==> flow/design.v <==
module axi_s_to_fifos #(
    parameter integer FIFO_DEPTH = 32,
    parameter integer C_DATA_WIDTH = 32
)(
    input  logic                     clk,
    input  logic                     nrst,
    input  logic [31:0]  awaddr,
    input  logic [3:0]               awprot,
    input  logic                     awvalid,
    output logic                     awready,
    input  logic [C_DATA_WIDTH-1:0]  wdata,
    input  logic [C_DATA_WIDTH/8-1:0] wstrb,
    input  logic                     wvalid,
    output logic                     wready,
    output logic [1:0]               bresp,
    output logic                     bvalid,
    input  logic                     bready,
    input  logic [31:0]  araddr,
    input  logic [3:0]               arprot,
    input  logic                     arvalid,
    output logic                     arready,
    output logic [C_DATA_WIDTH-1:0]  rdata,
    output logic [1:0]               rresp,
    output logic                     rvalid,
    input  logic                     rready,
    input logic [C_DATA_WIDTH-1:0]  fifo_wdata,
    output logic                    fifo_full,
    output logic                    fifo_almost_full,
    input logic                     fifo_wena,
    output logic [C_DATA_WIDTH-1:0] fifo_rdata,
    output logic                    fifo_empty,
    output logic                    fifo_almost_empty,
    input logic                     fifo_rena
);
    localparam ADDR_STATUS  = 0;
    localparam ADDR_WRITE   = 1;
    localparam ADDR_READ    = 2;
    localparam BYTES        = C_DATA_WIDTH/8;
    localparam ADDR_LSB     = $clog2(BYTES); 
    logic [C_DATA_WIDTH-1:0]    reg_write   [0:FIFO_DEPTH-1];
    logic [C_DATA_WIDTH-1:0]    reg_read    [0:FIFO_DEPTH-1];
    logic [31:0]                araddr_reg;
    logic [31:0]                awaddr_reg;
    logic [C_DATA_WIDTH-1:0]    wdata_reg;
    logic full2;
    logic almost_full2;
    logic empty2;
    logic almost_empty2;
    logic full1;
    logic almost_full1;
    logic empty1;
    logic almost_empty1;
    logic wrote_axi;
    logic rd_pop;
    logic push_fifo1;
    logic pop_fifo1;
    logic push_fifo2;
    logic pop_fifo2;
    localparam int INDEX_W = $clog2(FIFO_DEPTH);
    logic [INDEX_W-1:0] write_index_axi, read_index_axi;
    logic [INDEX_W-1:0] write_index_fifo, read_index_fifo;
    logic [INDEX_W:0]   size_fifo1, size_fifo2;
    typedef enum logic {
        IDLE_READ,
        READ_DATA
    } state_read;
    state_read state_r;
    always_ff @(posedge clk or negedge nrst) begin
        if (!nrst) begin
            arready             <= 0;
            araddr_reg          <= 0;
            rdata               <= 0;
            rresp               <= 0;
            rvalid              <= 0;
            state_r             <= IDLE_READ;
            read_index_axi      <= 0;
            rd_pop              <= 0;
        end else begin
            case (state_r)
                IDLE_READ: begin
                    arready     <= 1;
                    if (arvalid && arready) begin
                        araddr_reg  <= araddr;
                        state_r     <= READ_DATA;
                        arready <= 0;
                    end
                end
                READ_DATA: begin
                    if (!rvalid) begin
                        rvalid  <= 1;
                        rresp   <= 0;
                        rd_pop  <= (araddr_reg[31:ADDR_LSB] == ADDR_READ) && !empty1;
                        if (araddr_reg[31:ADDR_LSB] == ADDR_STATUS) begin
                            rdata   <= {28'b0,
                                        full2,
                                        almost_full2,
                                        empty1,
                                        almost_empty1};
                        end else if (araddr_reg[31:ADDR_LSB] == ADDR_READ && !empty1) begin
                            rdata   <= reg_read[read_index_axi];
                        end else begin
                            rdata   <= 0;
                        end
                    end else if (rready) begin
                        if (rd_pop) begin
                            read_index_axi <= read_index_axi + 1;
                            if (read_index_axi == FIFO_DEPTH - 1) begin
                                read_index_axi <= 0;
                            end
                        end
                        rvalid  <= 0;
                        state_r <= IDLE_READ;
                    end
                end
                default: begin
                    state_r <= IDLE_READ;
                end
            endcase
        end
    end
    always_ff @(posedge clk or negedge nrst) begin
        if (!nrst) begin
            for (int i = 0; i < FIFO_DEPTH; i++) begin
                reg_read[i]     <= '0;
            end
            write_index_fifo    <= 0;
        end else begin
            if (fifo_wena && !full1) begin
                reg_read[write_index_fifo] <= fifo_wdata;
                write_index_fifo <= write_index_fifo + 1;
                if (write_index_fifo == FIFO_DEPTH - 1) begin
                    write_index_fifo <= 0;
                end
            end
        end
    end
    always_comb begin
        push_fifo1 = (fifo_wena && !full1);
        pop_fifo1 = rd_pop && (state_r == READ_DATA) && (rready && rvalid);
    end
    always_ff @(posedge clk or negedge nrst) begin
        if (!nrst) begin
            size_fifo1 <= FIFO_DEPTH;
        end else begin
            size_fifo1 <= size_fifo1 + pop_fifo1 - push_fifo1;
        end
    end
    typedef enum logic [1:0] {
        IDLE_WRITE,
        HAVE_AW,
        HAVE_W,
        RESP
    } state_write;
    state_write state_w;
    always_ff @(posedge clk or negedge nrst) begin
        if (!nrst) begin
            awready         <= 0;
            wready          <= 0;
            bvalid          <= 0;
            bresp           <= 0;
            awaddr_reg      <= 0;
            wdata_reg       <= 0;
            wrote_axi       <= 0;
            write_index_axi <= 0;
            state_w         <= IDLE_WRITE;
            for (int i = 0; i < FIFO_DEPTH; i++) begin
                reg_write[i] <= '0;
            end
        end else begin
            case (state_w)
                IDLE_WRITE: begin
                    awready <= 1;
                    wready  <= 1;
                    wrote_axi   <= 0;
                    if ((wvalid && wready) && (awvalid && awready)) begin
                        wdata_reg   <= wdata;
                        awaddr_reg  <= awaddr;
                        wready      <= 0;
                        awready     <= 0;
                        state_w     <= RESP;
                    end else if (awvalid && awready) begin
                        awaddr_reg  <= awaddr;
                        awready     <= 0;
                        state_w     <= HAVE_AW;
                    end else if (wvalid && wready) begin
                        wdata_reg   <= wdata;
                        wready      <= 0;
                        state_w     <= HAVE_W;
                    end
                end
                HAVE_AW: begin
                    wready  <= 1;
                    if (wvalid && wready) begin
                        wdata_reg   <= wdata;
                        wready      <= 0;
                        state_w     <= RESP;
                    end
                end
                HAVE_W: begin
                    awready <= 1;
                    if (awvalid && awready) begin
                        awaddr_reg  <= awaddr;
                        awready     <= 0;
                        state_w     <= RESP;
                    end
                end
                RESP: begin
                    if (awaddr_reg[31:ADDR_LSB] == ADDR_WRITE && !wrote_axi && !full2) begin
                        reg_write[write_index_axi] <= wdata_reg;
                        write_index_axi <= write_index_axi + 1;
                        if (write_index_axi == FIFO_DEPTH - 1) begin
                            write_index_axi <= 0;
                        end
                        wrote_axi <= 1;
                    end
                    bvalid  <= 1;
                    bresp   <= 0;
                    if (bready && bvalid) begin
                        bvalid  <= 0;
                        state_w <= IDLE_WRITE;
                    end
                end
                default: begin
                    state_w <= IDLE_WRITE;
                end
            endcase
        end
    end
    always_ff @(posedge clk or negedge nrst) begin
        if (!nrst) begin
            read_index_fifo <= 0;
        end else begin
            if (fifo_rena && !empty2) begin
                read_index_fifo <= read_index_fifo + 1;
                if (read_index_fifo == FIFO_DEPTH - 1) begin
                    read_index_fifo <= 0;
                end
            end
        end
    end
    always_comb begin
        pop_fifo2 = (fifo_rena && !empty2);
        push_fifo2 = (awaddr_reg[31:ADDR_LSB] == ADDR_WRITE && !wrote_axi && !full2) && (state_w == RESP);
    end
    always_ff @(posedge clk or negedge nrst) begin
        if (!nrst) begin
            size_fifo2 <= FIFO_DEPTH;
        end else begin
            size_fifo2 <= size_fifo2 + pop_fifo2 - push_fifo2;
        end
    end
    always_comb fifo_rdata = reg_write[read_index_fifo];
    always_comb begin
        empty2        = size_fifo2 == FIFO_DEPTH;
        almost_empty2 = size_fifo2 == (FIFO_DEPTH - 1);
        full2         = size_fifo2 == 0;
        almost_full2  = size_fifo2 == 1;
        empty1         = size_fifo1 == FIFO_DEPTH;
        almost_empty1  = size_fifo1 == (FIFO_DEPTH - 1);
        full1          = size_fifo1 == 0;
        almost_full1   = size_fifo1 == 1;
        fifo_full           = full1;
        fifo_almost_full    = almost_full1;
        fifo_empty          = empty2;
        fifo_almost_empty   = almost_empty2;
    end
endmodule
== Tool chain data of axi_s_to_fifos ==
Tool output for the design above, in the order of the flow.
Lines are those of the file above, counted from 1.
Operators carry their Yosys type and port widths (W data, S select, Z words).
Library cell names are shortened.
The mark - stands for no value.

* Top: axi_s_to_fifos
* Clock: clk
* Standard-cell library: sky130hd
* Corner: tt_025C_1v80

== Elaborated design ==
Source: Yosys, flattened and elaborated. Widths are those after wreduce. Registers that Yosys merges into a memory's read port (data or address) are not register bits. Print and check cells do not count. Equal cells are merged and count once.

* Bitwise gates (word level): 2
* Shift operators: 0
* Divide/modulo/power cells: 0
* Multiplexer cells: 37
* Magnitude comparators: 0
* $mul: 0
* Reductions and logical operators: 102
* Add/subtract/negate cells: 8
* Equality and inequality tests: 141

{| class="wikitable"
|+ Operators by type and width
! cell !! count
|-
| $pmux W32 S32 || 2
|-
| $eq A5 B5 Y1 const B || 64
|-
| $mux W32 || 7
|-
| $eq A5 B4 Y1 const B || 32
|-
| $pmux W32 S2 || 2
|-
| $reduce_and A3 Y1 || 32
|-
| $eq A5 B3 Y1 const B || 16
|-
| $reduce_and A2 Y1 || 37
|-
| $eq A5 B2 Y1 const B || 8
|-
| $eq A30 B1 Y1 const B || 1
|-
| $eq A30 B2 Y1 const B || 1
|-
| $logic_not A30 Y1 || 1
|-
| $add A5 B1 Y5 const B || 4
|-
| $eq A5 B1 Y1 const B || 4
|-
| $logic_not A5 Y1 || 4
|-
| $mux W5 || 4
|-
| $logic_and A1 B1 Y1 || 14
|-
| $add A6 B1 Y6 || 2
|-
| $sub A6 B1 Y6 || 2
|-
| $eq A6 B1 Y1 const B || 2
|-
| $eq A6 B5 Y1 const B || 2
|-
| $eq A6 B6 Y1 const B || 2
|-
| $logic_not A6 Y1 || 2
|-
| $mux W2 || 6
|-
| $mux W1 || 11
|-
| $ne A2 B2 Y1 const B || 4
|-
| $pmux W2 S4 || 1
|-
| $pmux W1 S2 || 4
|}

Other operator kinds: 11; their cells: 19.

* Bits in read-only memories: 0
* Cells after elaboration: 373
* Input bits: 149
* Clocked read ports x word width: 0
* Memory cells: 0
* Latch bits: 0
* Output and inout port bits: 77
* Bits in registers: 2218
* Bits in writable memories: 0

== Longest topological paths ==
Yosys ltp: most cells in a row. Word level: on the elaborated netlist, between registers, memories and ports. Mapped: between sequential cells and ports; inverters and the memories' decode and read muxes count.

* Depth after elaboration: 5
* ABC_AREA: 1
* Gate-level depth with buffers: 20
* Mapped depth without buffers: 16

== After synthesis ==
Yosys stat after the flow's synthesis: flattened, memories mapped to cells. It holds for the ABC_AREA given above (unset counts as 0); a run with the other value may have another netlist.
The area totals of this step are shown rounded.

{| class="wikitable"
|+ Cell types
! cell !! count !! total area (um^2)
|-
| dfrtp_1 || 2213 || 5.54E+04
|-
| nand2_1 || 4859 || 1.82E+04
|-
| nand3_1 || 1302 || 6516.25
|-
| o21ai_0 || 1225 || 6130.88
|-
| inv_1 || 1003 || 3.76E+03
|-
| clkbuf_1 || 623 || 2.34E+03
|-
| nor2_1 || 511 || 1918.09
|-
| o22ai_1 || 289 || 1.81E+03
|-
| buf_2 || 312 || 1.56E+03
|-
| nand4_1 || 164 || 1.03E+03
|-
| ha_1 || 46 || 575.552
|-
| a211oi_1 || 64 || 480.461
|-
| a21oi_1 || 49 || 245.235
|-
| nor3_1 || 45 || 225.216
|-
| o21ai_1 || 42 || 210.202
|-
| a22oi_1 || 19 || 142.637
|-
| a22o_1 || 12 || 105.101
|-
| nand3b_1 || 13 || 97.594
|}

Other cell types: 27; their cells: 109.

* Flip-flops: 2216
* Synthesis area: 101600 um^2
* Buffer cells: 966
* Sequential part of the area: 55460 um^2
* Cells in the netlist: 12900

== Path before layout ==
Source: OpenSTA report_checks on the synthesized netlist (no wires, ideal clock, input and output delay 20% of the period each), path of least setup slack; recovery checks are left aside. Register names are those of the netlist, which keeps one name where synthesis merged equal registers.

* Path kind: reg2out
* From: reg read_index_fifo[4]
* To: out fifo_rdata[7]
* Path buffers: 3
* Slack: 4.318 ns
* Arrival time: 2.082 ns
* Driving pins on the path: 12
* Output delay: 1.600 ns
* Path delay: 2.082 ns
* Period: 8.0 ns
* Required time: 6.400 ns
* Time at the first pin: 0.000 ns
* Synthesis period reached: 3.682 ns

"path delay" = arrival - input delay + setup time.
A path that ends at an output port has no setup time.
"driving pins on the path" counts driving pins, that of a launching flip-flop among them; a cell with two outputs on the path counts twice.
"synthesis period reached" = period - worst setup slack (recovery checks aside). The figure is calculated, with input and output delays left at 20% of the set period.
Between the ends stands the longest chain of elaborated cells between them, by number of cells; it is not shown to be the way that was timed. Of several equally long chains one is given.
A line is the first line of the expression or statement that the cell stems from. Yosys adds cells for indexed reads and writes and turns some case tables into memories.
At most two assigning lines are given for a register; there are more.

* Cell sequence: dfrtp_1 inv_2 clkbuf_1 clkbuf_1 ha_1 clkbuf_1 a22oi_1 nand3_1 nor3_1 nand3_1 nand2_1 nand2_1
* Length of the longest elaborated chain: 2
* Elaborated cells between the ends (all ways): 33
* Those cells by class: eq/ne: 31; mux: 1; reduce/logical: 1

{| class="wikitable"
|+ RTL lines, path after synthesis
! item !! RTL line !! source
|-
| start, declared || 61 || <nowiki>logic [INDEX_W-1:0] write_index_fifo, read_index_fifo;</nowiki>
|-
| start, assigned || 231 || <nowiki>read_index_fifo <= 0;</nowiki>
|-
| start, assigned || 234 || <nowiki>read_index_fifo <= read_index_fifo + 1;</nowiki>
|-
| $eq A5 B5 Y1 || 252 || <nowiki>always_comb fifo_rdata = reg_write[read_index_fifo];</nowiki>
|-
| $pmux W32 S32 || 252 ||
|-
| end, declared || 30 || <nowiki>output logic [C_DATA_WIDTH-1:0] fifo_rdata,</nowiki>
|}

== Timing after layout ==
Path of least setup slack in the final report of flow run 1 (OpenROAD, finished layout, wires in). Where an end is a register, its clock arrival counts in the times.

* Path kind: reg2out
* From: reg read_index_fifo[4]
* To: out fifo_rdata[14]
* Output delay: 1.61 ns
* Period: 8.03 ns
* Driving pins on the path: 13
* Slack: 0.85 ns
* Time at the first pin: 0.90 ns
* Arrival time: 5.57 ns
* Required time: 6.42 ns
* Path buffers: 2

Between the ends stands the longest chain of elaborated cells between them, by number of cells; it is not shown to be the way that was timed. Of several equally long chains one is given.
At most two assigning lines are given for a register; there are more.

* Cell sequence: dfrtp_4 inv_4 buf_4 ha_2 nand2_1 inv_1 a211oi_1 nand2_1 nor2_1 nand2_1 nand2_1 nand2_1 clkdlybuf4s50_1
* Length of the longest elaborated chain: 2
* Elaborated cells between the ends (all ways): 33
* Those cells by class: eq/ne: 31; mux: 1; reduce/logical: 1

{| class="wikitable"
|+ RTL lines, path post-layout
! item !! RTL line !! source
|-
| start, declared || 61 || <nowiki>logic [INDEX_W-1:0] write_index_fifo, read_index_fifo;</nowiki>
|-
| start, assigned || 231 || <nowiki>read_index_fifo <= 0;</nowiki>
|-
| start, assigned || 234 || <nowiki>read_index_fifo <= read_index_fifo + 1;</nowiki>
|-
| $eq A5 B5 Y1 || 252 || <nowiki>always_comb fifo_rdata = reg_write[read_index_fifo];</nowiki>
|-
| $pmux W32 S32 || 252 ||
|-
| end, declared || 30 || <nowiki>output logic [C_DATA_WIDTH-1:0] fifo_rdata,</nowiki>
|}

# Flow runs of axi_s_to_fifos

axi_s_to_fifos through Yosys and OpenROAD on sky130hd: 2 stored runs, unordered, with their settings and measured results. The constraints put input and output delay at 20% of the set period each and load the outputs with 0.01 pF.
"achieved clock period" means the clock period less the worst setup slack. The figure is calculated, with input and output delays left at 20% of the set period.
"worst setup path time": the worst setup path's part of the clock period (all of it between registers, 20% less for each end at a port) less its slack. A launch clock that arrives late makes it longer, a capture clock that arrives late makes it shorter.
"power": no workload was simulated; the value follows from the tool's default switching activity.
Values from the reports are rounded here.

Flow run 1
==> flow/run.sh <==
#!/bin/bash
# the make line also repeats the synthesis and layout settings of config.mk as NAME=value (left out here)
make -C /OpenROAD-flow-scripts/flow DESIGN_CONFIG=/design/flow/config.mk WORK_HOME=/design/flow/orfs CLKGATE_MAP_FILE= finish
==> flow/config.mk <==
export PLATFORM = sky130hd
export DESIGN_NAME = axi_s_to_fifos
export DESIGN_NICKNAME = axi_s_to_fifos
export VERILOG_FILES = /design/flow/design.v
export SDC_FILE = /design/flow/constraint.sdc
export NUM_CORES = 4
export LEC_CHECK = 0
export ABC_AREA = 1
export CAP_MARGIN = 10
export CORE_ASPECT_RATIO = 1.51
export CORE_MARGIN = 2
export CORE_UTILIZATION = 40
export MIN_ROUTING_LAYER = met2
export SETUP_SLACK_MARGIN = 0.05
export SLEW_MARGIN = 20
==> flow/constraint.sdc <==
create_clock -name core_clock -period 8.03 [get_ports {clk}]
set_input_delay 1.6060 -clock core_clock [delete_from_list [all_inputs] [get_ports {clk}]]
set_output_delay 1.6060 -clock core_clock [all_outputs]
set_load 0.01 [all_outputs]

==> results of flow run 1 <==
chip area after synthesis (Yosys): 101600 um^2
die area: 258000 um^2
standard-cell area of the final layout: 113900 um^2
utilization: 45.0%
worst setup slack after layout: 0.855 ns
total negative slack: 0.000 ns
power: 35350 µW
achieved clock period: 7.175 ns
worst setup path time: 5.57 ns
worst setup path kind: reg2out

Flow run 2
==> flow/run.sh <==
#!/bin/bash
# the make line also repeats the synthesis and layout settings of config.mk as NAME=value (left out here)
make -C /OpenROAD-flow-scripts/flow DESIGN_CONFIG=/design/flow/config.mk WORK_HOME=/design/flow/orfs CLKGATE_MAP_FILE= finish
==> flow/config.mk <==
export PLATFORM = sky130hd
export DESIGN_NAME = axi_s_to_fifos
export DESIGN_NICKNAME = axi_s_to_fifos
export VERILOG_FILES = /design/flow/design.v
export SDC_FILE = /design/flow/constraint.sdc
export NUM_CORES = 4
export LEC_CHECK = 0
export ABC_AREA = 1
export CAP_MARGIN = 20
export CELL_PAD_IN_SITES_GLOBAL_PLACEMENT = 3
export CORE_ASPECT_RATIO = 0.69
export CORE_MARGIN = 2
export CORE_UTILIZATION = 33
export GPL_ROUTABILITY_DRIVEN = 0
export GPL_TIMING_DRIVEN = 1
export HOLD_SLACK_MARGIN = 0.08
export MAX_ROUTING_LAYER = met5
export PLACE_DENSITY_LB_ADDON = 0.18
export SLEW_MARGIN = 20
==> flow/constraint.sdc <==
create_clock -name core_clock -period 6.84 [get_ports {clk}]
set_input_delay 1.3680 -clock core_clock [delete_from_list [all_inputs] [get_ports {clk}]]
set_output_delay 1.3680 -clock core_clock [all_outputs]
set_load 0.01 [all_outputs]

==> results of flow run 2 <==
chip area after synthesis (Yosys): 101600 um^2
die area: 312300 um^2
standard-cell area of the final layout: 115800 um^2
utilization: 37.8%
worst setup slack after layout: 0.213 ns
total negative slack: 0.000 ns
power: 41920 µW
achieved clock period: 6.627 ns
worst setup path time: 5.26 ns
worst setup path kind: reg2out
